==> flow/design.v <==
`default_nettype none
module MagComp
  #(parameter WIDTH = 30)
  (output logic AltB, AeqB, AgtB,
   input logic [WIDTH-1:0] A,
   input logic [WIDTH-1:0] B);
  assign AltB= (A<B);
  assign AgtB= (A>B);
  assign AeqB= (A==B);
endmodule : MagComp
module Adder
  #(parameter WIDTH = 30)
  (output logic [WIDTH:0] S,
   input logic add,
   input logic [WIDTH-1:0] A,
   input logic [WIDTH-1:0] B);
  assign S = add ? A+B : A-B;
endmodule : Adder
module Multiplier
  #(parameter WIDTH = 30)
  (output logic [(WIDTH*2)-1:0] S,
   input logic [WIDTH-1:0] A,
   input logic [WIDTH-1:0] B);
  assign S = A*B;
endmodule : Multiplier
module Mux2to1
  #(parameter WIDTH = 30)
  (output logic [WIDTH-1:0]Y,
   input logic S,
   input logic [WIDTH-1:0]I0,
   input logic [WIDTH-1:0]I1);
  assign Y=S?I1:I0;
endmodule : Mux2to1
module Register
  #(parameter WIDTH = 3)
  (input logic [WIDTH-1:0] D,
   input logic en, clear,
   input logic clock,
   output logic [WIDTH-1:0] Q);
  always_ff @(posedge clock)
    if (clear)
      Q <= 0;
    else if (en)
      Q <= D;
    else
      Q <= Q;
endmodule: Register
module Counter
  #(parameter WIDTH = 4)
  (input logic clock,
   input logic clear,
   input logic en,
   output logic [WIDTH-1:0] Q);
  always_ff @(posedge clock) begin
    if (clear) begin
      Q <= 0;
    end
    else if (en) begin
      Q <= Q + 1'b1;
    end
    else begin
      Q <= Q;
    end
  end
endmodule: Counter
module Synchronizer
  (input logic async,
   input logic clock,
   output logic sync);
  logic tmp1, tmp2;
  assign tmp2 = tmp1;
  always_ff @(posedge clock)
    tmp1 <= async;
  always_ff @(posedge clock)
    sync <= tmp2;
endmodule : Synchronizer
module ShiftRegister_8_128 
  (input logic [7:0] data_in,
   input logic en,
   input logic clock, rst,
   output logic [127:0] Q);
  always_ff @(posedge clock) begin
    if (rst) begin
      Q <= 128'b0;
    end
    else if (en) begin
      Q <= {Q[119:0],data_in};
    end
    else begin
      Q <= Q;
    end
  end
endmodule : ShiftRegister_8_128
module ShiftRegister_6_96
  (input logic [5:0] data_in,
   input logic en,
   input logic clock, rst,
   output logic [95:0] Q);
  always_ff @(posedge clock) begin
    if (rst) begin
      Q <= 96'b0;
    end
    else if (en) begin
      Q <= {Q[89:0],data_in};
    end
    else begin
      Q <= Q;
    end
  end
endmodule : ShiftRegister_6_96
module ShiftRegister_48_96
  (input logic [47:0] data_in,
   input logic en,
   input logic clock, rst,
   output logic [95:0] Q);
  always_ff @(posedge clock) begin
    if (rst) begin
      Q <= 96'b0;
    end
    else if (en) begin
      Q <= {Q[47:0],data_in};
    end
    else begin
      Q <= Q;
    end
  end
endmodule : ShiftRegister_48_96
module edge_detector (
    input logic signal,
    input logic clk,
    output logic pulse
);
    logic tmp1;
    always_ff @(posedge clk) begin
        tmp1<=signal;
    end
    assign pulse = (~tmp1)& signal;
endmodule: edge_detector
module ShiftRegister_12_96
  (input logic [11:0] data_in,
   input logic en,
   input logic clock, rst,
   output logic [95:0] Q);
  always_ff @(posedge clock) begin
    if (rst) begin
      Q <= 96'b0;
    end
    else if (en) begin
      Q <= {Q[83:0],data_in};
    end
    else begin
      Q <= Q;
    end
  end
endmodule : ShiftRegister_12_96
module ShiftRegister_20_160
  (input logic [19:0] data_in,
   input logic en,
   input logic clock, rst,
   output logic [159:0] Q);
  always_ff @(posedge clock) begin
    if (rst) begin
      Q <= 160'b0;
    end
    else if (en) begin
      Q <= {Q[149:0],data_in};
    end
    else begin
      Q <= Q;
    end
  end
endmodule : ShiftRegister_20_160
module ShiftRegister_96_96
  (input logic [95:0] data_in,
   input logic en,
   input logic clock, rst,
   output logic [95:0] Q);
  always_ff @(posedge clock) begin
    if (rst) begin
      Q <= 96'b0;
    end
    else if (en) begin
      Q <= data_in;
    end
    else begin
      Q <= Q;
    end
  end
endmodule : ShiftRegister_96_96
module ShiftRegister_160_160
  (input logic [159:0] data_in,
   input logic en,
   input logic clock, rst,
   output logic [159:0] Q);
  always_ff @(posedge clock) begin
    if (rst) begin
      Q <= 160'b0;
    end
    else if (en) begin
      Q <= data_in;
    end
    else begin
      Q <= Q;
    end
  end
endmodule : ShiftRegister_160_160
module ShiftRegister_80_160
  (input logic [79:0] data_in,
   input logic en,
   input logic clock, rst,
   output logic [159:0] Q);
  always_ff @(posedge clock) begin
    if (rst) begin
      Q <= 160'b0;
    end
    else if (en) begin
      Q <= {Q[79:0],data_in};
    end
    else begin
      Q <= Q;
    end
  end
endmodule : ShiftRegister_80_160
module ShiftRegister_40_160
  (input logic [39:0] data_in,
   input logic en,
   input logic clock, rst,
   output logic [159:0] Q);
  always_ff @(posedge clock) begin
    if (rst) begin
      Q <= 160'b0;
    end
    else if (en) begin
      Q <= {Q[119:0],data_in};
    end
    else begin
      Q <= Q;
    end
  end
endmodule : ShiftRegister_40_160
`default_nettype none
module Add_Path(input logic [63:0] mat_A, mat_B,
                input logic clk, rst, add_en,
                input logic sign,
                output logic [159:0] mat_out,
                output logic finish);
    logic shift_en;
    logic [19:0] shift_in;
    logic [4:0] add1_out, add2_out;
    logic [3:0] add1_in1, add1_in2, add2_in1, add2_in2;
    Adder #(4) add1 (.S(add1_out), .add(~sign), .A(add1_in1), .B(add1_in2));
    Adder #(4) add2 (.S(add2_out), .add(~sign), .A(add2_in1), .B(add2_in2));
    assign shift_in[19:10] = {5'b0, add1_out};
    assign shift_in[9:0] = {5'b0, add2_out};
    ShiftRegister_20_160 shift1 (.data_in(shift_in), .en(shift_en), .clock(clk), .rst(rst), .Q(mat_out));
    add_fsm fsm (.mat_A(mat_A), .mat_B(mat_B), .clk(clk), .rst(rst), .add_en(add_en),
                 .add1_in1(add1_in1), .add1_in2(add1_in2), .add2_in1(add2_in1), .add2_in2(add2_in2),
                 .shift_en(shift_en), .finish(finish));
endmodule : Add_Path
module add_fsm (input logic [63:0] mat_A, mat_B,
                input logic clk, rst, add_en,
                output logic [3:0] add1_in1, add1_in2, add2_in1, add2_in2,
                output logic shift_en, finish);
    logic [3:0] mat_A_1, mat_A_2, mat_A_3, mat_A_4;
    logic [3:0] mat_A_5, mat_A_6, mat_A_7, mat_A_8;
    logic [3:0] mat_A_9, mat_A_10, mat_A_11, mat_A_12;
    logic [3:0] mat_A_13, mat_A_14, mat_A_15, mat_A_16;
    logic [3:0] mat_B_1, mat_B_2, mat_B_3, mat_B_4;
    logic [3:0] mat_B_5, mat_B_6, mat_B_7, mat_B_8;
    logic [3:0] mat_B_9, mat_B_10, mat_B_11, mat_B_12;
    logic [3:0] mat_B_13, mat_B_14, mat_B_15, mat_B_16;
    assign mat_A_1 = mat_A[63:60];
    assign mat_A_2 = mat_A[59:56];
    assign mat_A_3 = mat_A[55:52];
    assign mat_A_4 = mat_A[51:48];
    assign mat_A_5 = mat_A[47:44];
    assign mat_A_6 = mat_A[43:40];
    assign mat_A_7 = mat_A[39:36];
    assign mat_A_8 = mat_A[35:32];
    assign mat_A_9 = mat_A[31:28];
    assign mat_A_10 = mat_A[27:24];
    assign mat_A_11 = mat_A[23:20];
    assign mat_A_12 = mat_A[19:16];
    assign mat_A_13 = mat_A[15:12];
    assign mat_A_14 = mat_A[11:8];
    assign mat_A_15 = mat_A[7:4];
    assign mat_A_16 = mat_A[3:0];
    assign mat_B_1 = mat_B[63:60];
    assign mat_B_2 = mat_B[59:56];
    assign mat_B_3 = mat_B[55:52];
    assign mat_B_4 = mat_B[51:48];
    assign mat_B_5 = mat_B[47:44];
    assign mat_B_6 = mat_B[43:40];
    assign mat_B_7 = mat_B[39:36];
    assign mat_B_8 = mat_B[35:32];
    assign mat_B_9 = mat_B[31:28];
    assign mat_B_10 = mat_B[27:24];
    assign mat_B_11 = mat_B[23:20];
    assign mat_B_12 = mat_B[19:16];
    assign mat_B_13 = mat_B[15:12];
    assign mat_B_14 = mat_B[11:8];
    assign mat_B_15 = mat_B[7:4];
    assign mat_B_16 = mat_B[3:0];
    enum logic [3:0] {S,A1,A2,A3,A4,A5,A6,A7,A8,E} cur_state, n_state;
    always_comb begin
        case(cur_state)
            S: begin
                add1_in1 = 4'b0;
                add1_in2 = 4'b0;
                add2_in1 = 4'b0;
                add2_in2 = 4'b0;
                shift_en = 1'b0;
                finish = 1'b0;
                if(add_en) begin
                    n_state = A1;
                end
                else begin
                    n_state = S;
                end
            end
            A1: begin
                add1_in1 = mat_A_1;
                add1_in2 = mat_B_1;
                add2_in1 = mat_A_2;
                add2_in2 = mat_B_2;
                shift_en = 1'b1;
                finish = 1'b0;
                n_state = A2;
            end
            A2: begin
                add1_in1 = mat_A_3;
                add1_in2 = mat_B_3;
                add2_in1 = mat_A_4;
                add2_in2 = mat_B_4;
                shift_en = 1'b1;
                finish = 1'b0;
                n_state = A3;
            end
            A3: begin
                add1_in1 = mat_A_5;
                add1_in2 = mat_B_5;
                add2_in1 = mat_A_6;
                add2_in2 = mat_B_6;
                shift_en = 1'b1;
                finish = 1'b0;
                n_state = A4;
            end
            A4: begin
                add1_in1 = mat_A_7;
                add1_in2 = mat_B_7;
                add2_in1 = mat_A_8;
                add2_in2 = mat_B_8;
                shift_en = 1'b1;
                finish = 1'b0;
                n_state = A5;
            end
            A5: begin
                add1_in1 = mat_A_9;
                add1_in2 = mat_B_9;
                add2_in1 = mat_A_10;
                add2_in2 = mat_B_10;
                shift_en = 1'b1;
                finish = 1'b0;
                n_state = A6;
            end
            A6: begin
                add1_in1 = mat_A_11;
                add1_in2 = mat_B_11;
                add2_in1 = mat_A_12;
                add2_in2 = mat_B_12;
                shift_en = 1'b1;
                finish = 1'b0;
                n_state = A7;
            end
            A7: begin
                add1_in1 = mat_A_13;
                add1_in2 = mat_B_13;
                add2_in1 = mat_A_14;
                add2_in2 = mat_B_14;
                shift_en = 1'b1;
                finish = 1'b0;
                n_state = A8;
            end
            A8: begin
                add1_in1 = mat_A_15;
                add1_in2 = mat_B_15;
                add2_in1 = mat_A_16;
                add2_in2 = mat_B_16;
                shift_en = 1'b1;
                finish = 1'b0;
                n_state = E;
            end
            E: begin
                add1_in1 = 4'b0;
                add1_in2 = 4'b0;
                add2_in1 = 4'b0;
                add2_in2 = 4'b0;
                shift_en = 1'b0;
                finish = 1'b1;
                n_state = E;
            end
            default: begin
                add1_in1 = 4'b0;
                add1_in2 = 4'b0;
                add2_in1 = 4'b0;
                add2_in2 = 4'b0;
                shift_en = 1'b0;
                finish = 1'b0;
                n_state = S;
            end
        endcase
    end
    always_ff @(posedge clk) begin
        if(rst)
            cur_state <= S;
        else
            cur_state <= n_state;
    end
endmodule : add_fsm
`default_nettype none
module Multiply_Path(input logic [63:0] mat_A, mat_B,
                     input logic clk, rst, mult_en,
                     output logic [159:0] mat_out,
                     output logic finish);
    logic [3:0] mult1_in1, mult1_in2;
    logic [7:0] mult1_out;
    logic [3:0] mult2_in1, mult2_in2;
    logic [7:0] mult2_out;
    logic [3:0] mult3_in1, mult3_in2;
    logic [7:0] mult3_out;
    logic [3:0] mult4_in1, mult4_in2;
    logic [7:0] mult4_out;
    logic [3:0] mult5_in1, mult5_in2;
    logic [7:0] mult5_out;
    logic [3:0] mult6_in1, mult6_in2;
    logic [7:0] mult6_out;
    logic [3:0] mult7_in1, mult7_in2;
    logic [7:0] mult7_out;
    logic [3:0] mult8_in1, mult8_in2;
    logic [7:0] mult8_out;
    logic [7:0] add_in1, add_in2, add_in3, add_in4;
    logic [9:0] add_out;
    logic [7:0] add_in5, add_in6, add_in7, add_in8;
    logic [9:0] add_out2;
    logic layer_1_en, layer_2_en;
    Multiplier #(4) mult1(.S(mult1_out),
                          .A(mult1_in1),
                          .B(mult1_in2));
    Multiplier #(4) mult2(.S(mult2_out),
                          .A(mult2_in1),
                          .B(mult2_in2));
    Multiplier #(4) mult3(.S(mult3_out),
                          .A(mult3_in1),
                          .B(mult3_in2));
    Multiplier #(4) mult4(.S(mult4_out),
                          .A(mult4_in1),
                          .B(mult4_in2));
    Multiplier #(4) mult5(.S(mult5_out),
                          .A(mult5_in1),
                          .B(mult5_in2));
    Multiplier #(4) mult6(.S(mult6_out),
                          .A(mult6_in1),
                          .B(mult6_in2));
    Multiplier #(4) mult7(.S(mult7_out),
                          .A(mult7_in1),
                          .B(mult7_in2));
    Multiplier #(4) mult8(.S(mult8_out),
                          .A(mult8_in1),
                          .B(mult8_in2));
    Register #(32) layer_1_reg(.D({mult1_out, mult2_out, mult3_out, mult4_out}),
                               .en(layer_1_en),
                               .clock(clk),
                               .clear(rst),
                               .Q({add_in1, add_in2, add_in3, add_in4}));
    Register #(32) layer_1_2_reg(.D({mult5_out, mult6_out, mult7_out, mult8_out}),
                                 .en(layer_1_en),
                                 .clock(clk),
                                 .clear(rst),
                                 .Q({add_in5, add_in6, add_in7, add_in8}));
    assign add_out = add_in1 + add_in2 + add_in3 + add_in4;
    assign add_out2 = add_in5 + add_in6 + add_in7 + add_in8;
    ShiftRegister_20_160 shift_register(.data_in({add_out, add_out2}),
                                      .en(layer_2_en),
                                      .clock(clk),
                                      .rst(rst),
                                      .Q(mat_out));
    mult_fsm fsm(.mat_A(mat_A),
                 .mat_B(mat_B),
                 .clk(clk),
                 .rst(rst),
                 .mult_en(mult_en),
                 .mult1_in1(mult1_in1),
                 .mult1_in2(mult1_in2),
                 .mult2_in1(mult2_in1),
                 .mult2_in2(mult2_in2),
                 .mult3_in1(mult3_in1),
                 .mult3_in2(mult3_in2),
                 .mult4_in1(mult4_in1),
                 .mult4_in2(mult4_in2),
                 .mult5_in1(mult5_in1),
                 .mult5_in2(mult5_in2),
                 .mult6_in1(mult6_in1),
                 .mult6_in2(mult6_in2),
                 .mult7_in1(mult7_in1),
                 .mult7_in2(mult7_in2),
                 .mult8_in1(mult8_in1),
                 .mult8_in2(mult8_in2),
                 .layer_1_en(layer_1_en),
                 .layer_2_en(layer_2_en),
                 .finish(finish));
endmodule : Multiply_Path
module mult_fsm(input logic [63:0] mat_A, mat_B,
                input logic clk, rst, mult_en,
                output logic [3:0] mult1_in1, mult1_in2,
                output logic [3:0] mult2_in1, mult2_in2,
                output logic [3:0] mult3_in1, mult3_in2,
                output logic [3:0] mult4_in1, mult4_in2,
                output logic [3:0] mult5_in1, mult5_in2,
                output logic [3:0] mult6_in1, mult6_in2,
                output logic [3:0] mult7_in1, mult7_in2,
                output logic [3:0] mult8_in1, mult8_in2,
                output logic layer_1_en, layer_2_en, finish);
    logic [3:0] mat_A_1, mat_A_2, mat_A_3, mat_A_4;
    logic [3:0] mat_A_5, mat_A_6, mat_A_7, mat_A_8;
    logic [3:0] mat_A_9, mat_A_10, mat_A_11, mat_A_12;
    logic [3:0] mat_A_13, mat_A_14, mat_A_15, mat_A_16;
    logic [3:0] mat_B_1, mat_B_2, mat_B_3, mat_B_4;
    logic [3:0] mat_B_5, mat_B_6, mat_B_7, mat_B_8;
    logic [3:0] mat_B_9, mat_B_10, mat_B_11, mat_B_12;
    logic [3:0] mat_B_13, mat_B_14, mat_B_15, mat_B_16;
    assign mat_A_1 = mat_A[63:60];
    assign mat_A_2 = mat_A[59:56];
    assign mat_A_3 = mat_A[55:52];
    assign mat_A_4 = mat_A[51:48];
    assign mat_A_5 = mat_A[47:44];
    assign mat_A_6 = mat_A[43:40];
    assign mat_A_7 = mat_A[39:36];
    assign mat_A_8 = mat_A[35:32];
    assign mat_A_9 = mat_A[31:28];
    assign mat_A_10 = mat_A[27:24];
    assign mat_A_11 = mat_A[23:20];
    assign mat_A_12 = mat_A[19:16];
    assign mat_A_13 = mat_A[15:12];
    assign mat_A_14 = mat_A[11:8];
    assign mat_A_15 = mat_A[7:4];
    assign mat_A_16 = mat_A[3:0];
    assign mat_B_1 = mat_B[63:60];
    assign mat_B_2 = mat_B[59:56];
    assign mat_B_3 = mat_B[55:52];
    assign mat_B_4 = mat_B[51:48];
    assign mat_B_5 = mat_B[47:44];
    assign mat_B_6 = mat_B[43:40];
    assign mat_B_7 = mat_B[39:36];
    assign mat_B_8 = mat_B[35:32];
    assign mat_B_9 = mat_B[31:28];
    assign mat_B_10 = mat_B[27:24];
    assign mat_B_11 = mat_B[23:20];
    assign mat_B_12 = mat_B[19:16];
    assign mat_B_13 = mat_B[15:12];
    assign mat_B_14 = mat_B[11:8];
    assign mat_B_15 = mat_B[7:4];
    assign mat_B_16 = mat_B[3:0];
    enum logic [4:0] {S,M1,M2A1,M3A2,M4A3,M5A4,M6A5,M7A6,M8A7,A8,E} cur_state, n_state;
    always_comb begin
        case(cur_state)
            S: begin
                mult1_in1 = 4'b0;
                mult1_in2 = 4'b0;
                mult2_in1 = 4'b0;
                mult2_in2 = 4'b0;
                mult3_in1 = 4'b0;
                mult3_in2 = 4'b0;
                mult4_in1 = 4'b0;
                mult4_in2 = 4'b0;
                mult5_in1 = 4'b0;
                mult5_in2 = 4'b0;
                mult6_in1 = 4'b0;
                mult6_in2 = 4'b0;
                mult7_in1 = 4'b0;
                mult7_in2 = 4'b0;
                mult8_in1 = 4'b0;
                mult8_in2 = 4'b0;
                layer_1_en = 1'b0;
                layer_2_en = 1'b0;
                finish = 1'b0;
                if(mult_en)
                    n_state = M1;
                else
                    n_state = S;
            end
            M1: begin
                mult1_in1 = mat_A_1;
                mult1_in2 = mat_B_1;
                mult2_in1 = mat_A_2;
                mult2_in2 = mat_B_5;
                mult3_in1 = mat_A_3;
                mult3_in2 = mat_B_9;
                mult4_in1 = mat_A_4;
                mult4_in2 = mat_B_13;
                mult5_in1 = mat_A_1;
                mult5_in2 = mat_B_2;
                mult6_in1 = mat_A_2;
                mult6_in2 = mat_B_6;
                mult7_in1 = mat_A_3;
                mult7_in2 = mat_B_10;
                mult8_in1 = mat_A_4;
                mult8_in2 = mat_B_14;
                layer_1_en = 1'b1;
                layer_2_en = 1'b0;
                finish = 1'b0;
                n_state = M2A1;
            end
            M2A1: begin
                mult1_in1 = mat_A_1;
                mult1_in2 = mat_B_3;
                mult2_in1 = mat_A_2;
                mult2_in2 = mat_B_7;
                mult3_in1 = mat_A_3;
                mult3_in2 = mat_B_11;
                mult4_in1 = mat_A_4;
                mult4_in2 = mat_B_15;
                mult5_in1 = mat_A_1;
                mult5_in2 = mat_B_4;
                mult6_in1 = mat_A_2;
                mult6_in2 = mat_B_8;
                mult7_in1 = mat_A_3;
                mult7_in2 = mat_B_12;
                mult8_in1 = mat_A_4;
                mult8_in2 = mat_B_16;
                layer_1_en = 1'b1;
                layer_2_en = 1'b1;
                finish = 1'b0;
                n_state = M3A2;
            end
            M3A2: begin
                mult1_in1 = mat_A_5;
                mult1_in2 = mat_B_1;
                mult2_in1 = mat_A_6;
                mult2_in2 = mat_B_5;
                mult3_in1 = mat_A_7;
                mult3_in2 = mat_B_9;
                mult4_in1 = mat_A_8;
                mult4_in2 = mat_B_13;
                mult5_in1 = mat_A_5;
                mult5_in2 = mat_B_2;
                mult6_in1 = mat_A_6;
                mult6_in2 = mat_B_6;
                mult7_in1 = mat_A_7;
                mult7_in2 = mat_B_10;
                mult8_in1 = mat_A_8;
                mult8_in2 = mat_B_14;
                layer_1_en = 1'b1;
                layer_2_en = 1'b1;
                finish = 1'b0;
                n_state = M4A3;
            end
            M4A3: begin
                mult1_in1 = mat_A_5;
                mult1_in2 = mat_B_3;
                mult2_in1 = mat_A_6;
                mult2_in2 = mat_B_7;
                mult3_in1 = mat_A_7;
                mult3_in2 = mat_B_11;
                mult4_in1 = mat_A_8;
                mult4_in2 = mat_B_15;
                mult5_in1 = mat_A_5;
                mult5_in2 = mat_B_4;
                mult6_in1 = mat_A_6;
                mult6_in2 = mat_B_8;
                mult7_in1 = mat_A_7;
                mult7_in2 = mat_B_12;
                mult8_in1 = mat_A_8;
                mult8_in2 = mat_B_16;
                layer_1_en = 1'b1;
                layer_2_en = 1'b1;
                finish = 1'b0;
                n_state = M5A4;
            end
            M5A4: begin
                mult1_in1 = mat_A_9;
                mult1_in2 = mat_B_1;
                mult2_in1 = mat_A_10;
                mult2_in2 = mat_B_5;
                mult3_in1 = mat_A_11;
                mult3_in2 = mat_B_9;
                mult4_in1 = mat_A_12;
                mult4_in2 = mat_B_13;
                mult5_in1 = mat_A_9;
                mult5_in2 = mat_B_2;
                mult6_in1 = mat_A_10;
                mult6_in2 = mat_B_6;
                mult7_in1 = mat_A_11;
                mult7_in2 = mat_B_10;
                mult8_in1 = mat_A_12;
                mult8_in2 = mat_B_14;
                layer_1_en = 1'b1;
                layer_2_en = 1'b1;
                finish = 1'b0;
                n_state = M6A5;
            end
            M6A5: begin
                mult1_in1 = mat_A_9;
                mult1_in2 = mat_B_3;
                mult2_in1 = mat_A_10;
                mult2_in2 = mat_B_7;
                mult3_in1 = mat_A_11;
                mult3_in2 = mat_B_11;
                mult4_in1 = mat_A_12;
                mult4_in2 = mat_B_15;
                mult5_in1 = mat_A_9;
                mult5_in2 = mat_B_4;
                mult6_in1 = mat_A_10;
                mult6_in2 = mat_B_8;
                mult7_in1 = mat_A_11;
                mult7_in2 = mat_B_12;
                mult8_in1 = mat_A_12;
                mult8_in2 = mat_B_16;
                layer_1_en = 1'b1;
                layer_2_en = 1'b1;
                finish = 1'b0;
                n_state = M7A6;
            end
            M7A6: begin
                mult1_in1 = mat_A_13;
                mult1_in2 = mat_B_1;
                mult2_in1 = mat_A_14;
                mult2_in2 = mat_B_5;
                mult3_in1 = mat_A_15;
                mult3_in2 = mat_B_9;
                mult4_in1 = mat_A_16;
                mult4_in2 = mat_B_13;
                mult5_in1 = mat_A_13;
                mult5_in2 = mat_B_2;
                mult6_in1 = mat_A_14;
                mult6_in2 = mat_B_6;
                mult7_in1 = mat_A_15;
                mult7_in2 = mat_B_10;
                mult8_in1 = mat_A_16;
                mult8_in2 = mat_B_14;
                layer_1_en = 1'b1;
                layer_2_en = 1'b1;
                finish = 1'b0;
                n_state = M8A7;
            end
            M8A7: begin
                mult1_in1 = mat_A_13;
                mult1_in2 = mat_B_3;
                mult2_in1 = mat_A_14;
                mult2_in2 = mat_B_7;
                mult3_in1 = mat_A_15;
                mult3_in2 = mat_B_11;
                mult4_in1 = mat_A_16;
                mult4_in2 = mat_B_15;
                mult5_in1 = mat_A_13;
                mult5_in2 = mat_B_4;
                mult6_in1 = mat_A_14;
                mult6_in2 = mat_B_8;
                mult7_in1 = mat_A_15;
                mult7_in2 = mat_B_12;
                mult8_in1 = mat_A_16;
                mult8_in2 = mat_B_16;
                layer_1_en = 1'b1;
                layer_2_en = 1'b1;
                finish = 1'b0;
                n_state = A8;
            end
            A8: begin
                mult1_in1 = 4'b0;
                mult1_in2 = 4'b0;
                mult2_in1 = 4'b0;
                mult2_in2 = 4'b0;
                mult3_in1 = 4'b0;
                mult3_in2 = 4'b0;
                mult4_in1 = 4'b0;
                mult4_in2 = 4'b0;
                mult5_in1 = 4'b0;
                mult5_in2 = 4'b0;
                mult6_in1 = 4'b0;
                mult6_in2 = 4'b0;
                mult7_in1 = 4'b0;
                mult7_in2 = 4'b0;
                mult8_in1 = 4'b0;
                mult8_in2 = 4'b0;
                layer_1_en = 1'b0;
                layer_2_en = 1'b1;
                finish = 1'b0;
                n_state = E;
            end
            E: begin
                mult1_in1 = 4'b0;
                mult1_in2 = 4'b0;
                mult2_in1 = 4'b0;
                mult2_in2 = 4'b0;
                mult3_in1 = 4'b0;
                mult3_in2 = 4'b0;
                mult4_in1 = 4'b0;
                mult4_in2 = 4'b0;
                mult5_in1 = 4'b0;
                mult5_in2 = 4'b0;
                mult6_in1 = 4'b0;
                mult6_in2 = 4'b0;
                mult7_in1 = 4'b0;
                mult7_in2 = 4'b0;
                mult8_in1 = 4'b0;
                mult8_in2 = 4'b0;
                layer_1_en = 1'b0;
                layer_2_en = 1'b0;
                finish = 1'b1;
                n_state = E;
            end
            default: begin
                mult1_in1 = 4'b0;
                mult1_in2 = 4'b0;
                mult2_in1 = 4'b0;
                mult2_in2 = 4'b0;
                mult3_in1 = 4'b0;
                mult3_in2 = 4'b0;
                mult4_in1 = 4'b0;
                mult4_in2 = 4'b0;
                mult5_in1 = 4'b0;
                mult5_in2 = 4'b0;
                mult6_in1 = 4'b0;
                mult6_in2 = 4'b0;
                mult7_in1 = 4'b0;
                mult7_in2 = 4'b0;
                mult8_in1 = 4'b0;
                mult8_in2 = 4'b0;
                layer_1_en = 1'b0;
                layer_2_en = 1'b0;
                finish = 1'b0;
                n_state = S;
            end
        endcase
    end
    always_ff @(posedge clk) begin
        if(rst)
            cur_state <= S;
        else
            cur_state <= n_state;
    end
endmodule : mult_fsm
`default_nettype none
module Matrix_Calculator 
    (input logic [7:0] data_in,
     input logic enter, sw,
     input logic [1:0] operation,
     input logic clk, rst,
     output logic [4:0] data_out,
     output logic finish, error,
     output logic [3:0] index);
    logic input_en;
    logic[127:0] input_matrix;
    logic[1:0] input_op;
    logic[159:0] add_output, mul_output;
    logic[159:0] selected_output;
    logic[63:0] input_matrix_A, input_matrix_B;
    logic add_en, mul_en;
    logic add_finish, mul_finish;
    logic switch_pulse, enter_pulse;
    assign input_matrix_A = input_matrix[127:64];
    assign input_matrix_B = input_matrix[63:0];
    ShiftRegister_8_128 shift_register(.data_in(data_in),
                                      .en(enter_pulse && input_en),
                                      .clock(clk),
                                      .rst(rst),
                                      .Q(input_matrix));
    Register #(2) op_reg(.D(operation),
                         .en(enter_pulse && input_en),
                         .clock(clk),
                         .clear(rst),
                         .Q(input_op));
    Mux2to1 #(160) output_mux(.Y(selected_output),
                             .I1(add_output),
                             .I0(mul_output),
                             .S(input_op[1]));
    matrix_calc_fsm fsm(.clk(clk),
                        .rst(rst),
                        .enter(enter_pulse),
                        .add_finish(add_finish),
                        .mul_finish(mul_finish),
                        .finish(finish),
                        .input_op(input_op),
                        .input_en(input_en),
                        .error(error),
                        .mul_en(mul_en),
                        .add_en(add_en));
    Add_Path add_logic(.mat_A(input_matrix_A),
                       .mat_B(input_matrix_B),
                       .clk(clk),
                       .rst(rst),
                       .add_en(add_en),
                       .sign(input_op[0]),
                       .mat_out(add_output),
                       .finish(add_finish));
    Multiply_Path mul_logic(.mat_A(input_matrix_A),
                            .mat_B(input_matrix_B),
                            .clk(clk),
                            .rst(rst),
                            .mult_en(mul_en),
                            .mat_out(mul_output),
                            .finish(mul_finish));
    edge_detector sw_de(.clk(clk),
                        .signal(sw),
                        .pulse(switch_pulse));
    edge_detector ed_de(.clk(clk),
                        .signal(enter),
                        .pulse(enter_pulse));
    logic [4:0] index_count;
    Counter #(5) index_counter(.clock(clk),
                               .clear(rst),
                               .en(finish && switch_pulse),
                               .Q(index_count));
    assign index = index_count[4:1];
    always_comb begin
        case(index_count)
            5'b0000_0: data_out = selected_output[159:155];
            5'b0000_1: data_out = selected_output[154:150];
            5'b0001_0: data_out = selected_output[149:145];
            5'b0001_1: data_out = selected_output[144:140];
            5'b0010_0: data_out = selected_output[139:135];
            5'b0010_1: data_out = selected_output[134:130];
            5'b0011_0: data_out = selected_output[129:125];
            5'b0011_1: data_out = selected_output[124:120];
            5'b0100_0: data_out = selected_output[119:115];
            5'b0100_1: data_out = selected_output[114:110];
            5'b0101_0: data_out = selected_output[109:105];
            5'b0101_1: data_out = selected_output[104:100];
            5'b0110_0: data_out = selected_output[99:95];
            5'b0110_1: data_out = selected_output[94:90];
            5'b0111_0: data_out = selected_output[89:85];
            5'b0111_1: data_out = selected_output[84:80];
            5'b1000_0: data_out = selected_output[79:75];
            5'b1000_1: data_out = selected_output[74:70];
            5'b1001_0: data_out = selected_output[69:65];
            5'b1001_1: data_out = selected_output[64:60];
            5'b1010_0: data_out = selected_output[59:55];
            5'b1010_1: data_out = selected_output[54:50];
            5'b1011_0: data_out = selected_output[49:45];
            5'b1011_1: data_out = selected_output[44:40];
            5'b1100_0: data_out = selected_output[39:35];
            5'b1100_1: data_out = selected_output[34:30];
            5'b1101_0: data_out = selected_output[29:25];
            5'b1101_1: data_out = selected_output[24:20];
            5'b1110_0: data_out = selected_output[19:15];
            5'b1110_1: data_out = selected_output[14:10];
            5'b1111_0: data_out = selected_output[9:5];
            5'b1111_1: data_out = selected_output[4:0];
            default: data_out = 5'b0;
        endcase
    end
endmodule : Matrix_Calculator
module matrix_calc_fsm (input logic clk, rst,
                        input logic enter,
                        input logic [1:0] input_op,
                        input logic add_finish, mul_finish,
                        output logic finish,
                        output logic input_en, error,
                        output logic mul_en, add_en);
    enum logic [4:0] {S,S1,S2,S3,S4,S5,S6,S7,S8,
                      S9,S10,S11,S12,S13,S14,S15,S16,
                      M,A,E,F} cur_state, n_state;
    always_comb begin
        case(cur_state)
            S: begin
                input_en = 1'b1;
                error = 1'b0;
                mul_en = 1'b0;
                add_en = 1'b0;
                finish = 1'b0;
                if(enter) begin
                    n_state = S1;
                end
                else begin
                    n_state = S;
                end
            end
            S1: begin
                input_en = 1'b1;
                error = 1'b0;
                mul_en = 1'b0;
                add_en = 1'b0;
                finish = 1'b0;
                if(enter) begin
                    n_state = S2;
                end
                else begin
                    n_state = S1;
                end
            end
            S2: begin
                input_en = 1'b1;
                error = 1'b0;
                mul_en = 1'b0;
                add_en = 1'b0;
                finish = 1'b0;
                if(enter) begin
                    n_state = S3;
                end
                else begin
                    n_state = S2;
                end
            end
            S3: begin
                input_en = 1'b1;
                error = 1'b0;
                mul_en = 1'b0;
                add_en = 1'b0;
                finish = 1'b0;
                if(enter) begin
                    n_state = S4;
                end
                else begin
                    n_state = S3;
                end
            end
            S4: begin
                input_en = 1'b1;
                error = 1'b0;
                mul_en = 1'b0;
                add_en = 1'b0;
                finish = 1'b0;
                if(enter) begin
                    n_state = S5;
                end
                else begin
                    n_state = S4;
                end
            end
            S5: begin
                input_en = 1'b1;
                error = 1'b0;
                mul_en = 1'b0;
                add_en = 1'b0;
                finish = 1'b0;
                if(enter) begin
                    n_state = S6;
                end
                else begin
                    n_state = S5;
                end
            end
            S6: begin
                input_en = 1'b1;
                error = 1'b0;
                mul_en = 1'b0;
                add_en = 1'b0;
                finish = 1'b0;
                if(enter) begin
                    n_state = S7;
                end
                else begin
                    n_state = S6;
                end
            end
            S7: begin
                input_en = 1'b1;
                error = 1'b0;
                mul_en = 1'b0;
                add_en = 1'b0;
                finish = 1'b0;
                if(enter) begin
                    n_state = S8;
                end
                else begin
                    n_state = S7;
                end
            end
            S8: begin
                input_en = 1'b1;
                error = 1'b0;
                mul_en = 1'b0;
                add_en = 1'b0;
                finish = 1'b0;
                if(enter) begin
                    n_state = S9;
                end
                else begin
                    n_state = S8;
                end
            end
            S9: begin
                input_en = 1'b1;
                error = 1'b0;
                mul_en = 1'b0;
                add_en = 1'b0;
                finish = 1'b0;
                if(enter) begin
                    n_state = S10;
                end
                else begin
                    n_state = S9;
                end
            end
            S10: begin
                input_en = 1'b1;
                error = 1'b0;
                mul_en = 1'b0;
                add_en = 1'b0;
                finish = 1'b0;
                if(enter) begin
                    n_state = S11;
                end
                else begin
                    n_state = S10;
                end
            end
            S11: begin
                input_en = 1'b1;
                error = 1'b0;
                mul_en = 1'b0;
                add_en = 1'b0;
                finish = 1'b0;
                if(enter) begin
                    n_state = S12;
                end
                else begin
                    n_state = S11;
                end
            end
            S12: begin
                input_en = 1'b1;
                error = 1'b0;
                mul_en = 1'b0;
                add_en = 1'b0;
                finish = 1'b0;
                if(enter) begin
                    n_state = S13;
                end
                else begin
                    n_state = S12;
                end
            end
            S13: begin
                input_en = 1'b1;
                error = 1'b0;
                mul_en = 1'b0;
                add_en = 1'b0;
                finish = 1'b0;
                if(enter) begin
                    n_state = S14;
                end
                else begin
                    n_state = S13;
                end
            end
            S14: begin
                input_en = 1'b1;
                error = 1'b0;
                mul_en = 1'b0;
                add_en = 1'b0;
                finish = 1'b0;
                if(enter) begin
                    n_state = S15;
                end
                else begin
                    n_state = S14;
                end
            end
            S15: begin
                input_en = 1'b1;
                error = 1'b0;
                mul_en = 1'b0;
                add_en = 1'b0;
                finish = 1'b0;
                if(enter) begin
                    n_state = S16;
                end
                else begin
                    n_state = S15;
                end
            end
            S16: begin
                input_en = 1'b0;
                mul_en = 1'b0;
                add_en = 1'b0;
                finish = 1'b0;
                if (input_op == 2'b00) begin
                    n_state = M;
                    error = 1'b0;
                    mul_en = 1'b1;
                end
                else if (input_op[1] == 1'b1) begin
                    n_state = A;
                    error = 1'b0;
                    add_en = 1'b1;
                end
                else begin
                    n_state = F;
                    error = 1'b1;
                end
            end
            F: begin
                input_en = 1'b0;
                error = 1'b1;
                mul_en = 1'b0;
                add_en = 1'b0;
                finish = 1'b0;
                n_state = F;
            end
            M: begin
                input_en = 1'b0;
                mul_en = 1'b0;
                add_en = 1'b0;
                error = 1'b0;
                if (mul_finish) begin
                    n_state = E;
                    finish = 1'b1;
                end
                else begin
                    n_state = M;
                    finish = 1'b0;
                end
            end
            A: begin
                input_en = 1'b0;
                mul_en = 1'b0;
                add_en = 1'b0;
                error = 1'b0;
                if (add_finish) begin
                    n_state = E;
                    finish = 1'b1;
                end
                else begin
                    n_state = A;
                    finish = 1'b0;
                end
            end
            E: begin
                input_en = 1'b0;
                mul_en = 1'b0;
                add_en = 1'b0;
                error = 1'b0;
                finish = 1'b1;
                n_state = E;
            end
            default: begin
                input_en = 1'b0;
                mul_en = 1'b0;
                add_en = 1'b0;
                error = 1'b0;
                finish = 1'b0;
                n_state = S;
            end
        endcase
    end
    always_ff @(posedge clk) begin
        if(rst)
            cur_state <= S;
        else
            cur_state <= n_state;
    end
endmodule : matrix_calc_fsm
`default_nettype none
module my_chip (
    input logic [11:0] io_in,  
    output logic [11:0] io_out,  
    input logic clock,
    input logic reset  
);
    logic [7:0] data_in;
    logic enter, sw;
    logic rst;
    logic [1:0] operation;
    logic [4:0] data_out;
    logic finish, error;
    logic [3:0] index;
    Synchronizer sync1(.async(io_in[0]), .clock(clock), .sync(data_in[0]));
    Synchronizer sync2(.async(io_in[1]), .clock(clock), .sync(data_in[1]));
    Synchronizer sync3(.async(io_in[2]), .clock(clock), .sync(data_in[2]));
    Synchronizer sync4(.async(io_in[3]), .clock(clock), .sync(data_in[3]));
    Synchronizer sync5(.async(io_in[4]), .clock(clock), .sync(data_in[4]));
    Synchronizer sync6(.async(io_in[5]), .clock(clock), .sync(data_in[5]));
    Synchronizer sync7(.async(io_in[6]), .clock(clock), .sync(data_in[6]));
    Synchronizer sync8(.async(io_in[7]), .clock(clock), .sync(data_in[7]));
    Synchronizer sync9(.async(io_in[8]), .clock(clock), .sync(enter));
    Synchronizer sync10(.async(io_in[9]), .clock(clock), .sync(sw));
    Synchronizer sync11(.async(io_in[10]), .clock(clock), .sync(operation[0]));
    Synchronizer sync12(.async(io_in[11]), .clock(clock), .sync(operation[1]));
    Synchronizer sync13(.async(reset), .clock(clock), .sync(rst));
    assign io_out[4:0] = data_out[4:0];
    assign io_out[5] = finish;
    assign io_out[6] = error;
    assign io_out[10:7] = index[3:0];
    assign io_out[11] = 1'b0;
    Matrix_Calculator matrix_calculator(.data_in(data_in),
                                        .enter(enter),
                                        .sw(sw),
                                        .operation(operation), 
                                        .clk(clock), 
                                        .rst(rst), 
                                        .data_out(data_out), 
                                        .finish(finish), 
                                        .error(error), 
                                        .index(index));
endmodule
Appendix: tool output

# Tool chain data of my_chip

Each step is given for the RTL above and for the edited RTL.
Lines under "original" count in the file above, lines under "edited" in the edited file.
"change" is "edited" less "original", of the values as shown; "relative change" is that difference over "original", in percent.
Operators: Yosys type, input widths -> output width; for muxes data width and select width s.
Cell names lack the library's common part.
The mark -- stands for no value.

Top module: my_chip
Clock: clock
Cell library: sky130hd
Corner: tt_025C_1v80

# Diff

The edit as a unified diff against the file above.
The edit is scripted: it alters the design's behaviour and was not made to optimise anything.

```diff
@@ -480,9 +480,13 @@
     assign add_out = add_in1 + add_in2 + add_in3 + add_in4;
     assign add_out2 = add_in5 + add_in6 + add_in7 + add_in8;
+    wire [159:0] mat_out_0, mat_out_1;
     ShiftRegister_20_160 shift_register(.data_in({add_out, add_out2}),
                                       .en(layer_2_en),
                                       .clock(clk),
                                       .rst(rst),
-                                      .Q(mat_out));
+                                      .Q(mat_out_0));
+    ShiftRegister_20_160 shift_register_x (.data_in(~({add_out, add_out2})), .en(layer_2_en),
+        .clock(clk), .rst(rst), .Q(mat_out_1));
+    assign mat_out = mat_out_0 ^ mat_out_1;
     mult_fsm fsm(.mat_A(mat_A),
                  .mat_B(mat_B),
```

# Word level

Yosys after proc, flatten, opt, wreduce and memory -nomap, before mapping. Enables and synchronous resets that opt folds into registers are not counted as muxes. Memory bits, and registers merged into a memory's read port (data or address), are not among the register bits. Print and check cells are not counted.

Bit counts:

| item                            | original | edited | change | relative change (%) |
| elaborated cells                | 212      | 215    | +3     | +1.42 |
| register bits after elaboration | 481      | 641    | +160   | +33.26 |
| input port bits                 | 14       | 14     | 0      | 0.00 |
| output and inout port bits      | 12       | 12     | 0      | 0.00 |

Operators by class:

| item                          | original | edited | change | relative change (%) |
| reduce/logical cells          | 19       | 19     | 0      | 0.00 |
| add/sub/neg operators         | 11       | 11     | 0      | 0.00 |
| bitwise gates (word level)    | 4        | 6      | +2     | +50.00 |
| multiplexer cells             | 62       | 62     | 0      | 0.00 |
| equality and inequality tests | 70       | 70     | 0      | 0.00 |
| $mul                          | 8        | 8      | 0      | 0.00 |

Operators with widths:

| kind               | original | edited | change | relative change (%) |
| $not 20->20        | 0        | 1      | +1     | -- |
| $xor 160x160->160  | 0        | 1      | +1     | -- |
| $mux 1             | 26       | 26     | 0      | 0.00 |
| $eq 5x5->1 const B | 21       | 21     | 0      | 0.00 |
| $eq 5x4->1 const B | 19       | 19     | 0      | 0.00 |
| $eq 5x3->1 const B | 12       | 12     | 0      | 0.00 |
| $mul 4x4->8        | 8        | 8      | 0      | 0.00 |
| $pmux 4 s2         | 8        | 8      | 0      | 0.00 |
| $eq 5x2->1 const B | 6        | 6      | 0      | 0.00 |
| $reduce_or 2->1    | 6        | 6      | 0      | 0.00 |
| $mux 2             | 5        | 5      | 0      | 0.00 |
| $eq 4x3->1 const B | 4        | 4      | 0      | 0.00 |
| $mux 3             | 4        | 4      | 0      | 0.00 |
| $pmux 4 s4         | 4        | 4      | 0      | 0.00 |
| $pmux 4 s8         | 4        | 4      | 0      | 0.00 |
| $eq 5x1->1 const B | 3        | 3      | 0      | 0.00 |
| $logic_not 5->1    | 3        | 3      | 0      | 0.00 |
| $mux 5             | 3        | 3      | 0      | 0.00 |
| $reduce_or 8->1    | 3        | 3      | 0      | 0.00 |
| $add 10x8->10      | 2        | 2      | 0      | 0.00 |
| $add 4x4->5        | 2        | 2      | 0      | 0.00 |
| $add 8x8->9        | 2        | 2      | 0      | 0.00 |
| $add 9x8->10       | 2        | 2      | 0      | 0.00 |
| $and 1x1->1        | 2        | 2      | 0      | 0.00 |
| $eq 4x2->1 const B | 2        | 2      | 0      | 0.00 |
| $eq 4x4->1 const B | 2        | 2      | 0      | 0.00 |
| $logic_and 1x1->1  | 2        | 2      | 0      | 0.00 |
| $not 1->1          | 2        | 2      | 0      | 0.00 |

Not every row of either side is listed.

# Longest topological paths

Depth = most cells in a row (Yosys ltp): at word level without a register or memory, in the mapped netlist without a sequential cell, where the memories' decode and read muxes count.

Logic depth:

| item                      | original | edited | change | relative change (%) |
| depth in word-level cells | 5        | 5      | 0      | 0.00 |
| ABC_AREA                  | 0        | 0      | --     | -- |
| depth in mapped cells     | 17       | 17     | 0      | 0.00 |

# Mapped cells and area

Source: synth_stat.txt of the flow (Yosys; design flattened, memories mapped). It holds for the ABC_AREA given above (unset counts as 0); a run with the other value may have another netlist.

Synthesis totals:

| item                           | original | edited  | change  | relative change (%) |
| cell count                     | 3131     | 3923    | +792    | +25.30 |
| buffers                        | 230      | 269     | +39     | +16.96 |
| mapped area (µm²)              | 25430.6  | 31911.9 | +6481.3 | +25.49 |
| mapped flip-flops              | 509      | 669     | +160    | +31.43 |
| area of sequential cells (µm²) | 10189.8  | 13392.8 | +3203.0 | +31.43 |

Cells by type:

| type     | original | edited | change | relative change (%) |
| nand2_1  | 888      | 1152   | +264   | +29.73 |
| dfxtp_1  | 509      | 669    | +160   | +31.43 |
| a21oi_1  | 472      | 619    | +147   | +31.14 |
| xnor2_1  | 35       | 160    | +125   | +357.14 |
| xor2_1   | 6        | 45     | +39    | +650.00 |
| o22ai_1  | 8        | 45     | +37    | +462.50 |
| mux2i_1  | 40       | 11     | -29    | -72.50 |
| buf_2    | 38       | 66     | +28    | +73.68 |
| nor4b_1  | 20       | 1      | -19    | -95.00 |
| a22oi_1  | 120      | 105    | -15    | -12.50 |
| nor2_1   | 157      | 171    | +14    | +8.92 |
| buf_6    | 10       | 22     | +12    | +120.00 |
| a31oi_1  | 16       | 6      | -10    | -62.50 |
| a211oi_2 | 10       | 0      | -10    | -100.00 |
| o211a_1  | 0        | 10     | +10    | -- |
| o21bai_1 | 0        | 10     | +10    | -- |
| nand4_1  | 14       | 23     | +9     | +64.29 |
| mux2_2   | 10       | 1      | -9     | -90.00 |

Not every row of either side is listed.
By module: a second synthesis without flattening, with its own total; a netlist apart from the flattened one above.

Second synthesis, totals:

| item                                          | original | edited  | change  | relative change (%) |
| cell total of the unflattened synthesis       | 3171     | 3865    | +694    | +21.89 |
| area total of the unflattened synthesis (µm²) | 32023.2  | 39198.8 | +7175.6 | +22.41 |

Each row is one instance without its submodules.

By module, original:

| module                | cells | sequential area (µm²) | area (µm²) | instances |
| ShiftRegister_20_160  | 516   | 3203.1                | 5693.0     | 2 |
| ShiftRegister_8_128   | 412   | 2562.5                | 4652.0     | 1 |
| Multiplier #(WIDTH=4) | 51    | 0.0                   | 447.9      | 8 |
| Mux2to1 #(WIDTH=160)  | 178   | 0.0                   | 2342.2     | 1 |
| Register #(WIDTH=32)  | 103   | 640.6                 | 1163.6     | 2 |
| Matrix_Calculator     | 256   | 0.0                   | 1745.4     | 1 |
| Multiply_Path         | 185   | 0.0                   | 1542.7     | 1 |
| mult_fsm              | 185   | 220.2                 | 1300.0     | 1 |
| add_fsm               | 123   | 200.2                 | 1016.0     | 1 |
| matrix_calc_fsm       | 76    | 420.4                 | 800.8      | 1 |
| Synchronizer          | 2     | 40.0                  | 40.0       | 13 |
| Adder #(WIDTH=4)      | 23    | 0.0                   | 195.2      | 2 |
| Counter #(WIDTH=5)    | 22    | 100.1                 | 247.7      | 1 |
| Register #(WIDTH=2)   | 6     | 40.0                  | 67.6       | 1 |

original: Further modules, not shown: 3.

By module, edited:

| module                | cells | sequential area (µm²) | area (µm²) | instances |
| ShiftRegister_20_160  | 516   | 3203.1                | 5693.0     | 3 |
| ShiftRegister_8_128   | 412   | 2562.5                | 4652.0     | 1 |
| Multiplier #(WIDTH=4) | 51    | 0.0                   | 447.9      | 8 |
| Multiply_Path         | 363   | 0.0                   | 3025.4     | 1 |
| Mux2to1 #(WIDTH=160)  | 178   | 0.0                   | 2342.2     | 1 |
| Register #(WIDTH=32)  | 103   | 640.6                 | 1163.6     | 2 |
| Matrix_Calculator     | 256   | 0.0                   | 1745.4     | 1 |
| mult_fsm              | 185   | 220.2                 | 1300.0     | 1 |
| add_fsm               | 123   | 200.2                 | 1016.0     | 1 |
| matrix_calc_fsm       | 76    | 420.4                 | 800.8      | 1 |
| Synchronizer          | 2     | 40.0                  | 40.0       | 13 |
| Adder #(WIDTH=4)      | 23    | 0.0                   | 195.2      | 2 |
| Counter #(WIDTH=5)    | 22    | 100.1                 | 247.7      | 1 |
| Register #(WIDTH=2)   | 6     | 40.0                  | 67.6       | 1 |

edited: Further modules, not shown: 3.

# Worst setup path after synthesis

OpenSTA on the mapped netlist: ideal clock, no wires. The path of least setup slack (recovery checks aside). Input and output delay are each 20% of the period. Register names are those of the netlist, which keeps one name where synthesis merged equal registers.

Timing path post-synthesis:

| item                          | original                                      | edited                                        | change | relative change (%) |
| path type                     | register to output                            | register to output                            | --     | -- |
| start                         | register matrix_calculator.index_counter.Q[2] | register matrix_calculator.index_counter.Q[2] | --     | -- |
| end                           | output port io_out[3]                         | output port io_out[1]                         | --     | -- |
| stages on the path            | 11                                            | 12                                            | +1     | +9.09 |
| period (ns)                   | 10.0                                          | 10.0                                          | 0.0    | 0.00 |
| arrival time (ns)             | 2.149                                         | 2.432                                         | +0.283 | +13.17 |
| path delay (ns)               | 2.149                                         | 2.432                                         | +0.283 | +13.17 |
| buffers on the path           | 3                                             | 5                                             | +2     | +66.67 |
| data required time (ns)       | 8.000                                         | 8.000                                         | 0.000  | 0.00 |
| path slack (ns)               | 5.851                                         | 5.568                                         | -0.283 | -- |
| synthesis period reached (ns) | 4.149                                         | 4.432                                         | +0.283 | +6.82 |

"path delay" is the arrival time less input delay plus setup time.
At an output port there is no setup time.
"stages on the path" counts driving pins, that of a launching flip-flop among them; a cell with two outputs on the path counts twice.
"synthesis period reached" = period - worst setup slack (recovery checks aside). The figure is calculated, with input and output delays left at 20% of the set period.
The rows between start and end are the longest chain of elaborated cells between them; the timing report does not say that the signal goes this way. Where chains are equally long, one stands for them.
A line is the first line of the expression or statement that the cell stems from. Yosys adds cells for indexed reads and writes and turns some case tables into memories.
A register here has more assigning lines than the two given.

Between the ends, post-synthesis, original:
Cell sequence: dfxtp_1 buf_2 buf_1 nand2_1 nor2_1 ha_1 clkbuf_1 a221oi_1 o211ai_1 a222oi_1 o2111ai_1
Length of the longest elaborated chain: 2

Ends and longest elaborated chain, post-synthesis, original:

| item            | line | source |
| start, declared | 53   | `output logic [WIDTH-1:0] Q);` |
| start, assigned | 56   | `Q <= 0;` |
| start, assigned | 59   | `Q <= Q + 1'b1;` |
| $eq 5x5->1      | 915  | `case(index_count)` |
| $pmux 5 s32     | 915  |  |
| end, declared   | 1256 | `output logic [11:0] io_out,` |

Between the ends, post-synthesis, edited:
Cell sequence: dfxtp_1 buf_2 buf_2 buf_2 buf_2 and3_1 ha_1 clkbuf_1 a222oi_1 and3_1 a21oi_1 or4_1
Length of the longest elaborated chain: 2

Ends and longest elaborated chain, post-synthesis, edited:

| item            | line | source |
| start, declared | 53   | `output logic [WIDTH-1:0] Q);` |
| start, assigned | 56   | `Q <= 0;` |
| start, assigned | 59   | `Q <= Q + 1'b1;` |
| $eq 5x5->1      | 919  | `case(index_count)` |
| $pmux 5 s32     | 919  |  |
| end, declared   | 1260 | `output logic [11:0] io_out,` |

# Timing after layout

Path of least setup slack in the final report of the runs of pair 1 (OpenROAD, finished layout, wires in). Where an end is a register, its clock arrival counts in the times.

Timing path post-layout:

| item                    | original                                      | edited                                        | change | relative change (%) |
| path type               | register to output                            | register to output                            | --     | -- |
| start                   | register matrix_calculator.index_counter.Q[4] | register matrix_calculator.index_counter.Q[1] | --     | -- |
| end                     | output port io_out[3]                         | output port io_out[2]                         | --     | -- |
| period (ns)             | 10.0                                          | 10.0                                          | 0.0    | 0.00 |
| data required time (ns) | 8.00                                          | 8.00                                          | 0.00   | 0.00 |
| arrival time (ns)       | 4.72                                          | 4.29                                          | -0.43  | -9.11 |
| stages on the path      | 9                                             | 9                                             | 0      | 0.00 |
| path slack (ns)         | 3.28                                          | 3.71                                          | +0.43  | -- |
| buffers on the path     | 1                                             | 1                                             | 0      | 0.00 |

The rows between start and end are the longest chain of elaborated cells between them; the timing report does not say that the signal goes this way. Where chains are equally long, one stands for them.
A register here has more assigning lines than the two given.

Between the ends, post-layout, original:
Cell sequence: dfxtp_1 clkinv_1 ha_1 nor4_1 o311ai_0 a211oi_1 a222oi_1 o2111ai_1 clkdlybuf4s50_1
Length of the longest elaborated chain: 2

Ends and longest elaborated chain, post-layout, original:

| item            | line | source |
| start, declared | 53   | `output logic [WIDTH-1:0] Q);` |
| start, assigned | 56   | `Q <= 0;` |
| start, assigned | 59   | `Q <= Q + 1'b1;` |
| $eq 5x5->1      | 915  | `case(index_count)` |
| $pmux 5 s32     | 915  |  |
| end, declared   | 1256 | `output logic [11:0] io_out,` |

Between the ends, post-layout, edited:
Cell sequence: dfxtp_1 ha_1 and3_1 ha_1 a2111oi_0 nand4_1 o2111ai_1 a221o_1 clkdlybuf4s50_1
Length of the longest elaborated chain: 2

Ends and longest elaborated chain, post-layout, edited:

| item            | line | source |
| start, declared | 53   | `output logic [WIDTH-1:0] Q);` |
| start, assigned | 56   | `Q <= 0;` |
| start, assigned | 59   | `Q <= Q + 1'b1;` |
| $eq 5x5->1      | 919  | `case(index_count)` |
| $pmux 5 s32     | 919  |  |
| end, declared   | 1260 | `output logic [11:0] io_out,` |

# Flow runs

Runs of the flow (Yosys, OpenROAD) on both versions; the two runs of a pair have the same settings. The constraints put input and output delay at 20% of the set period each and load the outputs with 0.01 pF.

Flow settings, pair 1:
period_ns: 10.0
CAP_MARGIN: 20
CORE_MARGIN: 2
CORE_UTILIZATION: 40
SLEW_MARGIN: 20

Results, pair 1:

| item                                      | original | edited  | change   | relative change (%) |
| smallest setup slack (ns)                 | 3.283    | 3.711   | +0.428   | -- |
| worst hold slack in the final report (ns) | 0.327    | 0.323   | -0.004   | -- |
| utilization after routing (%)             | 44.6     | 44.8    | +0.2     | -- |
| area of the die (µm²)                     | 65610.3  | 82053.6 | +16443.3 | +25.06 |
| synthesis area (µm²)                      | 25430.6  | 31911.9 | +6481.3  | +25.49 |
| summed negative setup slack (ns)          | 0.000    | 0.000   | 0.000    | -- |
| achieved clock period (ns)                | 6.717    | 6.289   | -0.428   | -6.37 |

Flow settings, pair 2:
CORE_UTILIZATION: 23
CTS_CLUSTER_SIZE: 30
GPL_ROUTABILITY_DRIVEN: 0
GPL_TIMING_DRIVEN: 0
HOLD_SLACK_MARGIN: 0.28
MAX_ROUTING_LAYER: met5
PLACE_DENSITY_LB_ADDON: 0.19
SETUP_SLACK_MARGIN: -1.0
TNS_END_PERCENT: 35
period_ns: 10.9
CAP_MARGIN: 20
CORE_MARGIN: 2
SLEW_MARGIN: 20

Results, pair 2:

| item                                      | original | edited   | change   | relative change (%) |
| smallest setup slack (ns)                 | 4.179    | 3.985    | -0.194   | -- |
| worst hold slack in the final report (ns) | 0.326    | 0.324    | -0.002   | -- |
| utilization after routing (%)             | 27.0     | 27.0     | 0.0      | -- |
| area of the die (µm²)                     | 113242.0 | 141741.0 | +28499.0 | +25.17 |
| synthesis area (µm²)                      | 25430.6  | 31911.9  | +6481.3  | +25.49 |
| summed negative setup slack (ns)          | 0.000    | 0.000    | 0.000    | -- |
| achieved clock period (ns)                | 6.721    | 6.915    | +0.194   | +2.89 |

By "achieved clock period" is meant the clock period of the run minus its worst setup slack. This is arithmetic on one report: input and output delays are still those of the set period (20% each).
